==> flow/design.v <==
module Adder (
    in1,
    in2,
    out
);
  parameter width = 32;
  input [width - 1:0] in1, in2;
  output [width - 1:0] out;
  assign out = in1 + in2;
endmodule
module MUX (
    in0,
    in1,
    sel,
    out
);
  parameter width = 32;
  input [width - 1:0] in0, in1;
  input sel;
  output [width - 1:0] out;
  assign out = sel ? in1 : in0;
endmodule
module register (
    clk,
    rst,
    en,
    in,
    out
);
  parameter width = 32;
  input clk, rst, en;
  input [width - 1:0] in;
  output reg [width - 1:0] out;
  always @(posedge clk) begin
    if (rst) out <= 0;
    else if (en) out <= in;
  end
endmodule
module status_reg (
    clk,
    rst,
    en,
    in,
    out
);
  input clk, rst, en;
  input [3:0] in;
  output reg [3:0] out;
  always @(negedge clk) begin
    if (rst) out <= 0;
    else if (en) out <= in;
  end
endmodule
module RegisterFile (
    input clk,
    rst,
    input [3:0] src1,
    src2,
    Dest_wb,
    input [31:0] Result_WB,
    input writeBackEn,
    output [31:0] reg1,
    reg2
);
  reg [31:0] reg_file[0:15];
  integer i;
  always @(negedge clk) begin
    if (rst) begin
      for (i = 0; i < 16; i = i + 1) begin
        reg_file[i] <= i;
      end
    end else if (writeBackEn) begin
      reg_file[Dest_wb] <= Result_WB;
    end
  end
  assign reg1 = reg_file[src1];
  assign reg2 = reg_file[src2];
endmodule
module Condition_Check (
    input [3:0] cond,
    SR,
    output reg flag
);
  wire N, Z, C, V;
  assign N = SR[3];
  assign Z = SR[2];
  assign C = SR[1];
  assign V = SR[0];
  parameter [3:0] EQ = 4'd0, NE = 4'd1, CS_HS = 4'd2, CC_LO = 4'd3, MI = 4'd4, 
                PL = 4'd5, VS = 4'd6, VC = 4'd7, HI = 4'd8, LS = 4'd9, 
                GE = 4'd10, LT = 4'd11, GT = 4'd12, LE = 4'd13, AL = 4'd14;
  always @(cond, SR, N, Z, C, V) begin
    flag = 1;
    case (cond)
      EQ: flag = Z;
      NE: flag = ~Z;
      CS_HS: flag = C;
      CC_LO: flag = ~C;
      MI: flag = N;
      PL: flag = ~N;
      VS: flag = V;
      VC: flag = ~V;
      HI: flag = C & (~Z);
      LS: flag = (~C) & Z;
      GE: flag = N == V;
      LT: flag = N != V;
      GT: flag = (~Z) & (N == V);
      LE: flag = Z | (N != V);
      AL: flag = 1;
      default: flag = 1;
    endcase
  end
endmodule
module ControlUnit (
    input [3:0] OP_Code,
    input [1:0] Mode,
    input S_in,
    I_in,
    output reg [3:0] EXE_CMD,
    output reg WB_EN,
    MEM_R_EN,
    MEM_W_EN,
    B_out,
    S_out
);
  parameter [3:0] NOP = 4'd0, MOV = 4'd1, MVN = 4'd2, ADD = 4'd3, ADC = 4'd4, SUB = 4'd5, SBC = 4'd6,
                    AND = 4'd7, ORR = 4'd8, EOR = 4'd9, CMP = 4'd10, TST = 4'd11, LDR = 4'd12, STR = 4'd13, B = 4'd14;
  reg [3:0] operation;
  always @(Mode, OP_Code, S_in, I_in) begin
    operation = NOP;
    S_out = 1'b0;
    case (Mode)
      2'b00: begin
        S_out = S_in;
        case (OP_Code)
          4'b1101: operation = MOV;
          4'b1111: operation = MVN;
          4'b0100: operation = ADD;
          4'b0101: operation = ADC;
          4'b0010: operation = SUB;
          4'b0110: operation = SBC;
          4'b0000: operation = AND;
          4'b1100: operation = ORR;
          4'b0001: operation = EOR;
          4'b1010: operation = CMP;
          4'b1000: operation = TST;
          default: operation = NOP;
        endcase
      end
      2'b01: begin
        case (OP_Code)
          4'b0100: begin
            if (S_in) operation = LDR;
            else operation = STR;
          end
          default: operation = NOP;
        endcase
      end
      2'b10: begin
        if (I_in) operation = B;
        else operation = NOP;
      end
      default: operation = NOP;
    endcase
  end
  always @(operation, S_in) begin
    EXE_CMD = 4'd0;
    WB_EN = 1'b0;
    MEM_R_EN = 1'b0;
    MEM_W_EN = 1'b0;
    B_out = 1'b0;
    case (operation)
      NOP: begin
        EXE_CMD = 4'b0110;
      end
      MOV: begin
        EXE_CMD = 4'b0001;
        WB_EN   = 1'b1;
      end
      MVN: begin
        EXE_CMD = 4'b1001;
        WB_EN   = 1'b1;
      end
      ADD: begin
        EXE_CMD = 4'b0010;
        WB_EN   = 1'b1;
      end
      ADC: begin
        EXE_CMD = 4'b0011;
        WB_EN   = 1'b1;
      end
      SUB: begin
        EXE_CMD = 4'b0100;
        WB_EN   = 1'b1;
      end
      SBC: begin
        EXE_CMD = 4'b0101;
        WB_EN   = 1'b1;
      end
      AND: begin
        EXE_CMD = 4'b0110;
        WB_EN   = 1'b1;
      end
      ORR: begin
        EXE_CMD = 4'b0111;
        WB_EN   = 1'b1;
      end
      EOR: begin
        EXE_CMD = 4'b1000;
        WB_EN   = 1'b1;
      end
      CMP: begin
        EXE_CMD = 4'b0100;
      end
      TST: begin
        EXE_CMD = 4'b0110;
      end
      LDR: begin
        EXE_CMD = 4'b0010;
        MEM_R_EN = 1'b1;
        WB_EN = 1'b1;
      end
      STR: begin
        EXE_CMD  = 4'b0010;
        MEM_W_EN = 1'b1;
      end
      B: begin
        B_out = 1'b1;
      end
    endcase
  end
endmodule
module IF_Stage (
    input clk,
    rst,
    freeze,
    Branch_Taken,
    input [31:0] Branch_Address,
    output [31:0] PC,
    Instruction,
    output [31:0] imem_addr,
    input [31:0] imem_data
);
  wire en;
  assign en = ~freeze;
  wire [31:0] mux_out, pc_out, adder_out, instruction_memory_out;
  register pc (
      clk,
      rst,
      en,
      mux_out,
      pc_out
  );
  MUX mux (
      adder_out,
      Branch_Address,
      Branch_Taken,
      mux_out
  );
  Adder adder (
      32'd4,
      pc_out,
      adder_out
  );
  assign PC = adder_out;
  assign imem_addr = pc_out;
  assign Instruction = imem_data;
endmodule
module IF_Stage_Reg (
    input clk,
    rst,
    freeze,
    flush,
    input [31:0] PC_in,
    Instruction_in,
    output reg [31:0] PC,
    instructions
);
  wire en;
  assign en = ~freeze;
  always @(posedge clk) begin
    if (flush) begin
      PC <= 0;
      instructions <= 0;
    end else if (rst) begin
      PC <= 0;
      instructions <= 0;
    end else if (en) begin
      PC <= PC_in;
      instructions <= Instruction_in;
    end
  end
endmodule
module ID_Stage (
    input clk,
    rst,
    input [31:0] Instruction,
    input [31:0] Result_WB,
    input writeBackEN,
    input [3:0] Dest_wb,
    input hazard,
    input [3:0] SR,
    output WB_EN,
    MEM_R_EN,
    MEM_W_EN,
    B,
    S,
    output [3:0] EXE_CMD,
    output [31:0] Val_Rn,
    Val_Rm,
    output imm,
    output [11:0] Shift_operand,
    output [23:0] Signed_imm_24,
    output [3:0] Dest,
    output [3:0] src1,
    src2,
    output Two_src
);
  wire [3:0] cond, OPCode, Rn, Rm, Rd, rotate_imm, immed_8, CU_EXE_CMD;
  wire [1:0] OPC_mode;
  wire OPC_S, CU_B, CU_S, CU_WB_EN, CU_MEM_R_EN, CU_MEM_W_EN, cond_flag, zero_sel, not_cond_flag;
  assign cond = Instruction[31:28];
  assign OPC_mode = Instruction[27:26];
  assign imm = Instruction[25];
  assign OPCode = Instruction[24:21];
  assign OPC_S = Instruction[20];
  assign Rn = Instruction[19:16];
  assign Rd = Instruction[15:12];
  assign not_cond_flag = ~cond_flag;
  assign zero_sel = not_cond_flag | hazard;
  assign Two_src = (~imm) | MEM_W_EN;
  assign src1 = Rn;
  assign src2 = Rm;
  assign Dest = Instruction[15:12];
  assign Signed_imm_24 = Instruction[23:0];
  assign Shift_operand = Instruction[11:0];
  assign Rm = MEM_W_EN ? Rd : Instruction[3:0];
  assign {EXE_CMD, WB_EN, MEM_R_EN, MEM_W_EN, B, S} = zero_sel ? 9'b0: 
         {CU_EXE_CMD, CU_WB_EN, CU_MEM_R_EN, CU_MEM_W_EN, CU_B, CU_S};
  Condition_Check condition_check (
      cond,
      SR,
      cond_flag
  );
  RegisterFile register_file (
      clk,
      rst,
      Rn,
      Rm,
      Dest_wb,
      Result_WB,
      writeBackEN,
      Val_Rn,
      Val_Rm
  );
  ControlUnit control_unit (
      OPCode,
      OPC_mode,
      OPC_S,
      imm,
      CU_EXE_CMD,
      CU_WB_EN,
      CU_MEM_R_EN,
      CU_MEM_W_EN,
      CU_B,
      CU_S
  );
endmodule
module ID_Stage_Reg (
    input clk,
    rst, freeze,
    flush,
    WB_EN_IN,
    MEM_R_EN_IN,
    MEM_W_EN_IN,
    B_IN,
    S_IN,
    input [3:0] EXE_CMD_IN,
    SR_IN,   
    input [31:0] PC_IN,
    Val_Rn_IN,
    Val_Rm_IN,
    input imm_IN,
    input [11:0] Shift_operand_IN,
    input [23:0] Signed_imm_24_IN,
    input [3:0] Dest_IN,
    Src1_IN,
    Src2_IN,
    output reg WB_EN,
    MEM_R_EN,
    MEM_W_EN,
    B,
    S,
    output reg [3:0] EXE_CMD,
    output reg [31:0] PC,
    Val_Rn,
    Val_Rm,
    output reg imm,
    output reg [11:0] Shift_operand,
    output reg [23:0] Signed_imm_24,
    output reg [3:0] Dest,
    Src1,
    Src2,
    SR_OUT   
);
  always @(posedge clk) begin
    if (flush) begin
      WB_EN <= 0;
      MEM_R_EN <= 0;
      MEM_W_EN <= 0;
      B <= 0;
      S <= 0;
      EXE_CMD <= 0;
      PC <= 0;
      Val_Rn <= 0;
      Val_Rm <= 0;
      imm <= 0;
      Shift_operand <= 0;
      Signed_imm_24 <= 0;
      Dest <= 0;
      Src1 <= 0;
      Src2 <= 0;
      SR_OUT <= 0;
    end else if (rst | flush) begin
      WB_EN <= 0;
      MEM_R_EN <= 0;
      MEM_W_EN <= 0;
      B <= 0;
      S <= 0;
      EXE_CMD <= 0;
      PC <= 0;
      Val_Rn <= 0;
      Val_Rm <= 0;
      imm <= 0;
      Shift_operand <= 0;
      Signed_imm_24 <= 0;
      Dest <= 0;
      Src1 <= 0;
      Src2 <= 0;
      SR_OUT <= 0;
    end else if (~freeze) begin
      WB_EN <= WB_EN_IN;
      MEM_R_EN <= MEM_R_EN_IN;
      MEM_W_EN <= MEM_W_EN_IN;
      B <= B_IN;
      S <= S_IN;
      EXE_CMD <= EXE_CMD_IN;
      PC <= PC_IN;
      Val_Rn <= Val_Rn_IN;
      Val_Rm <= Val_Rm_IN;
      imm <= imm_IN;
      Shift_operand <= Shift_operand_IN;
      Signed_imm_24 <= Signed_imm_24_IN;
      Dest <= Dest_IN;
      Src1 <= Src1_IN;
      Src2 <= Src2_IN;
      SR_OUT <= SR_IN;
    end
  end
endmodule
module Val2Generator (
    input I,
    bypass_rm,
    input [31:0] Val_Rm,
    input [11:0] Shift_operand,
    output reg [31:0] out
);
  parameter [1:0] LSL = 2'b00, LSR = 2'b01, ASR = 2'b10, ROR = 2'b11;
  wire [ 4:0] shift_imm;
  wire [ 1:0] shift;
  wire [ 3:0] rotate_imm;
  wire [ 7:0] immed_8;
  reg  [31:0] shift_buffer;
  assign immed_8 = Shift_operand[7:0];
  assign rotate_imm = Shift_operand[11:8];
  assign shift_imm = Shift_operand[11:7];
  assign shift = Shift_operand[6:5];
  always @(bypass_rm, I, shift, Val_Rm, shift_imm, immed_8, Shift_operand, rotate_imm) begin
    shift_buffer = 0;
    case (bypass_rm)   
      1'b0:
      case (I)
        1'b0: begin
          case (shift)
            LSL: out = Val_Rm << shift_imm;
            LSR: out = Val_Rm >> shift_imm;
            ASR: out = Val_Rm >>> shift_imm;
            ROR: out = Val_Rm << shift_imm | Val_Rm >> 5 - shift_imm;   
          endcase
        end
        1'b1: begin
          shift_buffer = {24'd0, immed_8};
          out = shift_buffer >> (rotate_imm << 1) | shift_buffer << (32 - (rotate_imm << 1));
        end
        default: out = 32'b0;
      endcase
      1'b1: out = {20'b0, Shift_operand};
    endcase
  end
endmodule
module ALU (
    input signed [31:0] in1,
    in2,
    input [3:0] EXE_CMD,
    input C,
    output [3:0] Status_bit,
    output reg signed [31:0] result
);
  parameter [3:0] MOV = 4'b001, MVN = 4'b1001, ADD_LDR_STR = 4'b0010, ADC = 4'b0011, SUB_CMP = 4'b0100, SBC = 4'b0101,
                    AND_TST = 4'b0110, ORR = 4'b0111, EOR = 4'b1000, TST = 4'b0110;
  reg N, Z, Co, V;
  assign Status_bit = {N, Z, Co, V};
  always @(in1, in2, C, EXE_CMD) begin
    N  = 1'b0;
    Z  = 1'b0;
    Co = 1'b0;
    V  = 1'b0;
    case (EXE_CMD)
      MOV:    result = in2;
      MVN:    result = ~in2;
      ADD_LDR_STR:    begin
                {Co,result} = in1 + in2;
                if(in1 > 0 & in2 > 0 & result < 0)
                    V = 1'b1;
                else if(in1 < 0 & in2 < 0 & result > 0)
                    V = 1'b1;
                else if(in1 > 0 & in2 < 0 & result > in1)
                    V = 1'b1;
                else if(in1 < 0 & in2 > 0 & result < in1)
                    V = 1'b1;
            end
      ADC:    begin
                {Co,result} = in1 + in2 + C;
                if(in1 > 0 & in2 > 0 & result < 0)
                    V = 1'b1;
                else if(in1 < 0 & in2 < 0 & result > 0)
                    V = 1'b1;
                else if(in1 > 0 & in2 < 0 & result > in1)
                    V = 1'b1;
                else if(in1 < 0 & in2 > 0 & result < in1)
                    V = 1'b1;
            end
      SUB_CMP:    begin
                result = in1 - in2;
                if(in1 > 0 & in2 < 0 & result < 0)
                    V = 1'b1;
                else if(in1 < 0 & in2 > 0 & result > 0)
                    V = 1'b1;
                else if(in1 > 0 & in2 > 0 & result > in1)
                    V = 1'b1;
                else if (in1 < 0 & in2 < 0 & result < in1)
                    V = 1'b1;
            end
      SBC:    begin
                result = in1 - in2 - (C);
                if(in1 > 0 & in2 < 0 & result < 0)
                    V = 1'b1;
                else if(in1 < 0 & in2 > 0 & result > 0)
                    V = 1'b1;
                else if(in1 > 0 & in2 > 0 & result > in1)
                    V = 1'b1;
                else if (in1 < 0 & in2 < 0 & result < in1)
                    V = 1'b1;
            end
      AND_TST:    result = in1 & in2;
      ORR:    result = in1 | in2;
      EOR:    result = in1 ^ in2;
      default: result = 32'b0;
    endcase
    if (result == 0) Z = 1'b1;
    if (result < 0) N = 1'b1;
  end
endmodule
module EXE_Stage (
    input         clk,
    input  [ 3:0] EXE_CMD,
    input         MEM_R_EN,
    MEM_W_EN,
    input  [31:0] PC,
    Val_Rn,
    Val_Rm,
    ALU_res_in,
    WB_data,   
    input         imm,
    input  [11:0] Shift_operand,
    input  [23:0] Signed_imm_24,
    input  [ 3:0] SR,
    input  [ 1:0] sel_src1,
    sel_src2,   
    output [31:0] ALU_result,
    mux2_out,   
    Br_addr,
    output [ 3:0] status
);
  wire bypass_rm;
  wire [31:0] val2, extended_imm, shifted_imm, mux1_out;
  assign extended_imm = {
    Signed_imm_24[23],
    Signed_imm_24[23],
    Signed_imm_24[23],
    Signed_imm_24[23],
    Signed_imm_24[23],
    Signed_imm_24[23],
    Signed_imm_24[23],
    Signed_imm_24[23],
    Signed_imm_24
  };
  assign shifted_imm = extended_imm << 2;
  assign bypass_rm = MEM_W_EN | MEM_R_EN;
  assign mux1_out = (sel_src1 == 2'b00) ? Val_Rn :   
      (sel_src1 == 2'b01) ? ALU_res_in : (sel_src1 == 2'b10) ? WB_data : Val_Rn;
  assign mux2_out = (sel_src2 == 2'b00) ? Val_Rm :
                    (sel_src2 == 2'b01) ? ALU_res_in :
                    (sel_src2 == 2'b10) ? WB_data :
                    Val_Rm;
  Val2Generator v2gen (
      imm,
      bypass_rm,
      mux2_out,
      Shift_operand,
      val2
  );
  ALU alu (
      mux1_out,
      val2,
      EXE_CMD,
      SR[1],
      status,
      ALU_result
  );
  Adder pc_adder (
      PC,
      shifted_imm,
      Br_addr
  );
endmodule
module EXE_Stage_Reg (
    input clk,
    rst,
    freeze,
    WB_EN_IN,
    MEM_R_EN_IN,
    MEM_W_EN_IN,
    input [31:0] ALU_result_inp,
    ST_val_in,
    input [3:0] Dest_in,
    output reg WB_EN,
    MEM_R_EN,
    MEM_W_EN,
    output reg [31:0] ALU_result,
    Val_Rm,
    output reg [3:0] Dest
);
  always @(posedge clk) begin
    if (rst) {WB_EN, MEM_R_EN, MEM_W_EN, ALU_result, Val_Rm, Dest} <= 71'b0;
    else if (~freeze) begin
      WB_EN <= WB_EN_IN;
      MEM_R_EN <= MEM_R_EN_IN;
      MEM_W_EN <= MEM_W_EN_IN;
      ALU_result <= ALU_result_inp;
      Val_Rm <= ST_val_in;
      Dest <= Dest_in;
    end
  end
endmodule
module Sram_Controller (
    input clk,
    rst,
    wr_en,
    rd_en,
    input [31:0] address,
    writeData,
    output [31:0] readData,
    output ready,
    input [15:0] SRAM_DQ_I,
    output [15:0] SRAM_DQ_O,
    output reg [17:0] SRAM_ADDR,
    output reg SRAM_WE_N
);
  parameter [3:0] idle = 0, writeState0 = 1, writeState1 = 2, readState0 = 3, readState1 = 4, readState2 = 5, readState3 = 6, readState4 = 7;
  reg [3:0] ns, ps;
  reg [15:0] readLSB;
  reg [31:0] res;
  always @* begin
    ns = idle;
    case (ps)
      idle: begin
        if (~wr_en & ~rd_en) ns = idle;
        else if (wr_en) ns = writeState0;
        else ns = readState0;
      end
      writeState0: ns = writeState1;
      writeState1: ns = idle;
      readState0: ns = readState1;
      readState1: ns = readState2;
      readState2: ns = readState3;
      readState3: ns = readState4;
      readState4: ns = idle;
      default: ns = idle;
    endcase
  end
  always @(ps, address) begin
    SRAM_ADDR = 18'b0;
    SRAM_WE_N = 1'b1;
    case (ps)
      writeState0: begin
        SRAM_ADDR = {address[18:2], 1'b0};
        SRAM_WE_N = 1'b0;
      end
      writeState1: begin
        SRAM_ADDR = {address[18:2], 1'b1};
        SRAM_WE_N = 1'b0;
      end
      readState0: begin
        SRAM_ADDR = {address[18:2], 1'b0};
      end
      readState1: begin
        SRAM_ADDR = {address[18:2], 1'b0};
      end
      readState2: begin
        SRAM_ADDR = {address[18:2], 1'b1};
      end
      readState3: begin
        SRAM_ADDR = {address[18:2], 1'b1};
      end
      default: begin
      end
    endcase
  end
  always @(posedge clk) begin
    if (ps == readState1) readLSB <= SRAM_DQ_I;
    if (ps == readState3) res <= {SRAM_DQ_I, readLSB};
  end
  always @(posedge clk) begin
    if (rst) ps <= idle;
    else ps <= ns;
  end
  assign ready = (ns == idle) ? 1'b1 : 1'b0;
  assign readData = res;
  assign SRAM_DQ_O = (ps == writeState1) ? writeData[31:16] : writeData[15:0];
endmodule
module MEM_reg (
    input clk,
    rst,
    freeze,
    WB_en_in,
    MEM_R_en_in,
    input [31:0] ALU_result_in,
    Mem_read_value_in,
    input [3:0] Dest_in,
    output reg WB_en,
    MEM_R_en,
    output reg [31:0] ALU_result,
    Mem_read_value,
    output reg [3:0] Dest
);
  always @(posedge clk) begin
    if (rst) {WB_en, MEM_R_en, ALU_result, Mem_read_value, Dest} <= 70'b0;
    else if (~freeze) begin
      Dest <= Dest_in;
      Mem_read_value <= Mem_read_value_in;
      ALU_result <= ALU_result_in;
      MEM_R_en <= MEM_R_en_in;
      WB_en <= WB_en_in;
    end
  end
endmodule
module WB_Stage (
    input [31:0] ALU_result,
    MEM_result,
    input MEM_R_en,
    output [31:0] out
);
  assign out = MEM_R_en ? MEM_result : ALU_result;
endmodule
module Hazard_Detection_Unit (
    input [3:0] src1,
    src2,
    Exe_Dest,
    input Exe_WB_EN,
    processor_mode,
    input [3:0] Mem_Dest,
    input Mem_WB_EN,
    output reg Hazard_Detected
);
  always @(src1, src2, Exe_WB_EN, Mem_Dest, Mem_WB_EN, Exe_Dest, processor_mode) begin
    Hazard_Detected = 1'b0;
    if (~processor_mode) begin
      if ((Exe_WB_EN & (src1 == Exe_Dest))|
          (Mem_WB_EN & (src1 == Mem_Dest))|
          (Exe_WB_EN & (src2 == Exe_Dest))|
          (Mem_WB_EN & (src2 == Mem_Dest)))
        Hazard_Detected = 1'b1;
    end
  end
endmodule
module Forwarding_Unit (
    input [3:0] WB_dest,
    Mem_Dest,
    src1,
    src2,
    input WB_en,
    Mem_WB_en,
    processor_mode,
    output reg [1:0] sel_src1,
    sel_src2
);
  always @(*) begin
    sel_src1 = 2'd0;
    sel_src2 = 2'd0;
    if (processor_mode) begin
      if (Mem_WB_en) begin
        if (src1 == Mem_Dest) sel_src1 = 2'd1;
        if (src2 == Mem_Dest) sel_src2 = 2'd1;
      end
      if (WB_en) begin
        if (src1 == WB_dest) sel_src1 = 2'd2;
        if (src2 == WB_dest) sel_src2 = 2'd2;
      end
    end
  end
endmodule
module ARM (
    input clk,
    input rst,
    output [31:0] imem_addr,
    input [31:0] imem_data,
    output [17:0] SRAM_ADDR,
    output [15:0] SRAM_DQ_O,
    input [15:0] SRAM_DQ_I,
    output SRAM_WE_N
);
  wire [17:0] SW;
  assign SW = {16'b0, 1'b1, rst};
  wire freeze, flush;
  wire writeBackEN_ID, hazard, WB_EN_ID_Stage,MEM_R_EN_ID_Stage, 
		MEM_W_EN_ID_Stage,B_ID_Stage,S_ID_Stage,imm_ID_Stage, 
		Two_src_ID_Stage, imm_ID_Reg, WB_EN_ID_Reg, MEM_W_EN_ID_Reg,
		MEM_R_EN_ID_Reg, B_ID_Reg, S_ID_Reg;
  wire [31:0] PC_IF_Stage, Inst_IF_Stage, Inst_IF_Reg, 
				Val_Rn_ID_Stage, Val_Rm_ID_Stage, PC_IF_Reg, 
			    PC_ID_Reg, Val_Rn_ID_Reg, Val_Rm_ID_Reg;
  wire [31:0] Result_WB, Mem_res_feedback;
  wire [3:0] Des_wb;
  wire [3:0] EXE_CMD_ID_Stage,EXE_CMD_ID_Reg, Dest_ID_Stage, src1_ID_Stage, src2_ID_Stage, dest_ID_Reg;
  wire [23:0] Signed_imm_24_ID_Stage, Signed_imm_24_ID_Reg;
  wire [11:0] Shift_operand, Shift_operand_ID_Reg;
  wire [3:0] SR, Status_bit;
  wire [31:0] ALU_result_EXE_Reg, Val_Rm_EXE_Reg;
  wire [31:0] MEM_result_MEM_Stage;
  wire [3:0] dest_EXE_Reg, src1_ID_Reg, src2_ID_Reg;
  wire WB_EN_EXE_Reg, MEM_R_EN_EXE_Reg, MEM_W_EN_EXE_Reg, processor_mode;
  wire [31:0] ALU_result_EXE_Stage, Br_addr, Val_Rm_EXE_Stage;
  wire [3:0] status, SR_ID_Reg;
  wire [1:0] fw_sel_src1, fw_sel_src2;
  assign processor_mode = SW[1];
  assign hazard = freeze;
  assign flush = 1'b0;
  assign Mem_res_feedback = MEM_R_EN_EXE_Reg ? MEM_result_MEM_Stage : ALU_result_EXE_Reg;
  wire slow_clk;
  wire Sram_Busy;
  assign slow_clk = clk;
  IF_Stage fetch (
      slow_clk,
      SW[0],
      (freeze | ~Sram_Busy),
      B_ID_Reg,
      Br_addr,
      PC_IF_Stage,
      Inst_IF_Stage,
      imem_addr,
      imem_data
  );
  IF_Stage_Reg if_reg (
      slow_clk,
      SW[0],
      (freeze | ~Sram_Busy),
      flush,
      PC_IF_Stage,
      Inst_IF_Stage,
      PC_IF_Reg,
      Inst_IF_Reg
  );
  ID_Stage decode (
      slow_clk,
      SW[0],
      Inst_IF_Reg,
      Result_WB,
      writeBackEN_ID,
      Des_wb,
      hazard,
      SR,
      WB_EN_ID_Stage,
      MEM_R_EN_ID_Stage,
      MEM_W_EN_ID_Stage,
      B_ID_Stage,
      S_ID_Stage,
      EXE_CMD_ID_Stage,
      Val_Rn_ID_Stage,
      Val_Rm_ID_Stage,
      imm_ID_Stage,
      Shift_operand,
      Signed_imm_24_ID_Stage,
      Dest_ID_Stage,
      src1_ID_Stage,
      src2_ID_Stage,
      Two_src_ID_Stage
  );
  ID_Stage_Reg id_reg (
      slow_clk,
      SW[0],
      (~Sram_Busy),
      flush,
      WB_EN_ID_Stage,
      MEM_R_EN_ID_Stage,
      MEM_W_EN_ID_Stage,
      B_ID_Stage,
      S_ID_Stage,
      EXE_CMD_ID_Stage,
      SR,
      PC_IF_Reg,
      Val_Rn_ID_Stage,
      Val_Rm_ID_Stage,
      imm_ID_Stage,
      Shift_operand,
      Signed_imm_24_ID_Stage,
      Dest_ID_Stage,
      src1_ID_Stage,
      src2_ID_Stage,
      WB_EN_ID_Reg,
      MEM_R_EN_ID_Reg,
      MEM_W_EN_ID_Reg,
      B_ID_Reg,
      S_ID_Reg,
      EXE_CMD_ID_Reg,
      PC_ID_Reg,
      Val_Rn_ID_Reg,
      Val_Rm_ID_Reg,
      imm_ID_Reg,
      Shift_operand_ID_Reg,
      Signed_imm_24_ID_Reg,
      dest_ID_Reg,
      src1_ID_Reg,
      src2_ID_Reg,
      SR_ID_Reg
  );
  status_reg Status_Register (
      slow_clk,
      SW[0],
      S_ID_Reg,
      Status_bit,
      SR
  );
  EXE_Stage execute (
      slow_clk,
      EXE_CMD_ID_Reg,
      MEM_R_EN_ID_Reg,
      MEM_W_EN_ID_Reg,
      PC_ID_Reg,
      Val_Rn_ID_Reg,
      Val_Rm_ID_Reg,
      Mem_res_feedback,
      Result_WB,
      imm_ID_Reg,
      Shift_operand_ID_Reg,
      Signed_imm_24_ID_Reg,
      SR_ID_Reg,
      fw_sel_src1,
      fw_sel_src2,
      ALU_result_EXE_Stage,
      Val_Rm_EXE_Stage,
      Br_addr,
      Status_bit
  );
  EXE_Stage_Reg EX_Reg (
      slow_clk,
      SW[0],
      (~Sram_Busy),
      WB_EN_ID_Reg,
      MEM_R_EN_ID_Reg,
      MEM_W_EN_ID_Reg,
      ALU_result_EXE_Stage,
      Val_Rm_EXE_Stage,
      dest_ID_Reg,
      WB_EN_EXE_Reg,
      MEM_R_EN_EXE_Reg,
      MEM_W_EN_EXE_Reg,
      ALU_result_EXE_Reg,
      Val_Rm_EXE_Reg,
      dest_EXE_Reg
  );
  wire MEM_R_en_MEM_Reg;
  wire [31:0] ALU_result_MEM_Reg, Mem_read_value_MEM_Reg;
  MEM_reg mem_reg (
      slow_clk,
      SW[0],
      (~Sram_Busy),
      (~Sram_Busy) ? (1'b0) : (WB_EN_EXE_Reg),
      MEM_R_EN_EXE_Reg,
      ALU_result_EXE_Reg,
      MEM_result_MEM_Stage,
      dest_EXE_Reg,
      writeBackEN_ID,
      MEM_R_en_MEM_Reg,
      ALU_result_MEM_Reg,
      Mem_read_value_MEM_Reg,
      Des_wb
  );
  WB_Stage wb_stage (
      ALU_result_MEM_Reg,
      Mem_read_value_MEM_Reg,
      MEM_R_en_MEM_Reg,
      Result_WB
  );
  Hazard_Detection_Unit hdu (
      src1_ID_Stage,
      src2_ID_Stage,
      dest_ID_Reg,
      WB_EN_ID_Reg,
      processor_mode,
      dest_EXE_Reg,
      WB_EN_EXE_Reg,
      freeze
  );
  Forwarding_Unit fwu (
      Des_wb,
      dest_EXE_Reg,
      src1_ID_Reg,
      src2_ID_Reg,
      writeBackEN_ID,
      WB_EN_EXE_Reg,
      processor_mode,
      fw_sel_src1,
      fw_sel_src2
  );
  Sram_Controller SC (
      slow_clk,
      SW[0],
      MEM_W_EN_EXE_Reg,
      MEM_R_EN_EXE_Reg,
      ALU_result_EXE_Reg,
      Val_Rm_EXE_Reg,
      MEM_result_MEM_Stage,
      Sram_Busy,
      SRAM_DQ_I,
      SRAM_DQ_O,
      SRAM_ADDR,
      SRAM_WE_N
  );
endmodule
* Step by step through the tools: ARM *
What the tools print for ARM, step after step.
Line numbers count from 1 in the design file above.
Library cell names are shortened.
Not given: --

design
  top = ARM
  clock port = clk
  library = sky130hd
  corner = tt_025C_1v80

* Elaborated design *
Counts by Yosys on the flattened word-level netlist (proc, flatten, opt, wreduce; memories kept). Print and check cells are left out.
Yosys's memory passes give these memory sizes; they may raise the number of words (mostly to a power of two), join words into wider ones and drop unused or constant bits.

storage and ports
  RAM bits = 512
  register bits after elaboration = 385
  elaborated cells = 232
  memory cells = 3
  ROM bits = 192
  output and inout port bits = 67
  bits of input ports = 50

cells by class
  order comparisons = 21
  add/subtract/negate cells = 10
  reductions and logical operators = 11
  mux-type cells = 65
  bitwise gates (word level) = 40
  equal/unequal tests = 44
  shifts and indexed selects = 6

memories
  name                           words  width  line  RTL
  decode.register_file.reg_file  16     32     65    reg [31:0] reg_file[0:15];
  (no name shown)                16     8      172   case (operation)
  (no name shown)                16     4      135   case (OP_Code)

operators with widths
  cell                                                             number
  two-way mux 32 bit                                               11
  parallel mux 32 bit (select 9 bit)                               1
  less-than comparator 32 x 1 -> 1 bit (second input constant)     7
  greater-than comparator 32 x 1 -> 1 bit (second input constant)  6
  greater-than comparator 32 bit                                   4
  less-than comparator 32 bit                                      4
  parallel mux 32 bit (select 4 bit)                               1
  parallel mux 32 bit (select 2 bit)                               2
  bitwise OR 32 bit                                                3
  adder 32 x 32 -> 33 bit                                          2
  subtractor 32 bit                                                2
  == test 4 x 3 -> 1 bit (second input constant)                   12
  parallel mux 18 bit (select 2 bit)                               1
  adder 33 x 1 -> 33 bit                                           1
  adder 3 x 32 -> 32 bit (first input constant)                    1
  subtractor 32 x 1 -> 32 bit                                      1
  adder 32 bit                                                     1
  AND 32 bit                                                       1
  bitwise XOR 32 bit                                               1
  >> shifter 32 x 32 -> 32 bit                                     1
  left shift 32 x 5 -> 32 bit                                      1
  >> shifter 32 x 5 -> 32 bit                                      1
  >>> shifter 32 x 5 -> 32 bit                                     1
  NOT 32 bit                                                       1
  zero test 32 bit                                                 1
  == test 4 bit (second input constant)                            8
  left shift 8 x 32 -> 32 bit                                      1
  >> shifter 8 x 4 -> 32 bit                                       1

Other operator kinds: 26; their cells: 119.

* Logic depth *
Yosys ltp: most cells in a row. Word level: on the elaborated netlist, between registers, memories and ports. Mapped: between sequential cells and ports; inverters and the memories' decode and read muxes count.

depth
  depth after elaboration = 23
  ABC_AREA = 0
  mapped depth = 47
  depth with buffers taken out = 39

* Mapped cells and area *
The flow's flattened synthesis, as Yosys stat reports it; memories are mapped. The netlist is that of the ABC_AREA named above (0 if unset); the other value can give another one.

cell types
  cell      number  area in all (µm²)
  edfxtp_1  560     1.68E+04
  mux4_2    368     8.29E+03
  dfxtp_1   388     7767.45
  ha_1      319     3.99E+03
  nor2_1    1020    3.83E+03
  nand2_1   792     2.97E+03
  a21oi_1   536     2.68E+03
  clkbuf_1  441     1.66E+03
  mux2i_1   162     1.62E+03
  a211oi_1  193     1448.89
  xnor2_1   146     1.28E+03
  o21ai_0   199     995.955
  inv_1     199     746.966
  a21o_1    91      683.155
  nand3_1   131     655.629
  nor3_1    127     635.61
  a311oi_1  64      560.538
  nor4_1    76      475.456

Other cell types: 83; their cells: 1166.

mapped netlist
  mapped flip-flops = 948
  area of sequential cells = 24583.6 µm²
  cells in the netlist = 6978
  chip area (Yosys) = 65743.1 µm²

By module: a second synthesis without flattening, with its own total; a netlist apart from the flattened one above.

unflattened totals
  cell total of the unflattened synthesis = 7032
  area (unflattened synthesis) = 72701.0 µm²

Rows give one instance, submodules left out.

modules
  module           seq. area (µm²)  area (µm²)  cells  times used
  RegisterFile     15374.7          26559.2     1695   1
  ALU              0.0              13191.4     1896   1
  Val2Generator    0.0              7275.7      969    1
  ID_Stage_Reg     3163.0           5701.7      511    1
  Adder            0.0              1739.2      248    2
  EXE_Stage_Reg    1421.4           2546.2      229    1
  MEM_reg          1401.3           2512.4      226    1
  IF_Stage_Reg     1281.2           2348.5      207    1
  EXE_Stage        0.0              2174.6      216    1
  Sram_Controller  1601.5           2067.0      109    1
  register         640.6            1163.6      103    1
  ARM              0.0              568.0       41     1
  MUX              0.0              544.3       36     1
  WB_Stage         0.0              544.3       36     1

Further modules, not shown: 7.

Top module ARM; platform sky130hd; tools Yosys and OpenROAD; 4 stored runs in no particular order. Input and output delays are each 20% of the period that was set; the output load is 0.01 pF.
Among the settings, -- means not set for that run.
A result given as -- is not shown for that run.

item                                          record 1  record 2  record 3  record 4
CAP_MARGIN                                    30        20        10        30
CELL_PAD_IN_SITES_DETAIL_PLACEMENT            2         --        0         2
CORE_MARGIN                                   6         6         2         4
HOLD_SLACK_MARGIN                             0.07      --        --        0.07
SLEW_MARGIN                                   0         20        20        0
period_ns                                     23.0      15.7      14.4      23.0
CORE_UTILIZATION                              40        66        43        32
CELL_PAD_IN_SITES_GLOBAL_PLACEMENT            --        3         0         --
CTS_CLUSTER_DIAMETER                          --        267       180       --
CTS_CLUSTER_SIZE                              --        34        87        --
GPL_TIMING_DRIVEN                             --        1         --        --
PLACE_DENSITY_LB_ADDON                        --        0.03      0.24      --
SETUP_SLACK_MARGIN                            --        0.99      2.97      --
TNS_END_PERCENT                               --        40        --        --
CORE_ASPECT_RATIO                             --        --        0.66      --
GPL_ROUTABILITY_DRIVEN                        --        --        1         --
MAX_ROUTING_LAYER                             --        --        met4      --
MIN_ROUTING_LAYER                             --        --        met1      --
post-route worst hold slack (ps)              --        --        388       419
full die area (µm²)                           --        --        156103.0  212761.0
final utilization (%)                         --        --        58.1      38.3
Yosys chip area after synthesis (µm²)         --        --        65743.1   65743.1
setup slack of the worst path (ps)            --        --        -1860     207
standard-cell area of the final layout (µm²)  --        --        88112.0   78317.6

Record 1: incomplete, routing halted on ODB-0269
Record 2: incomplete, placement halted on FLW-0024
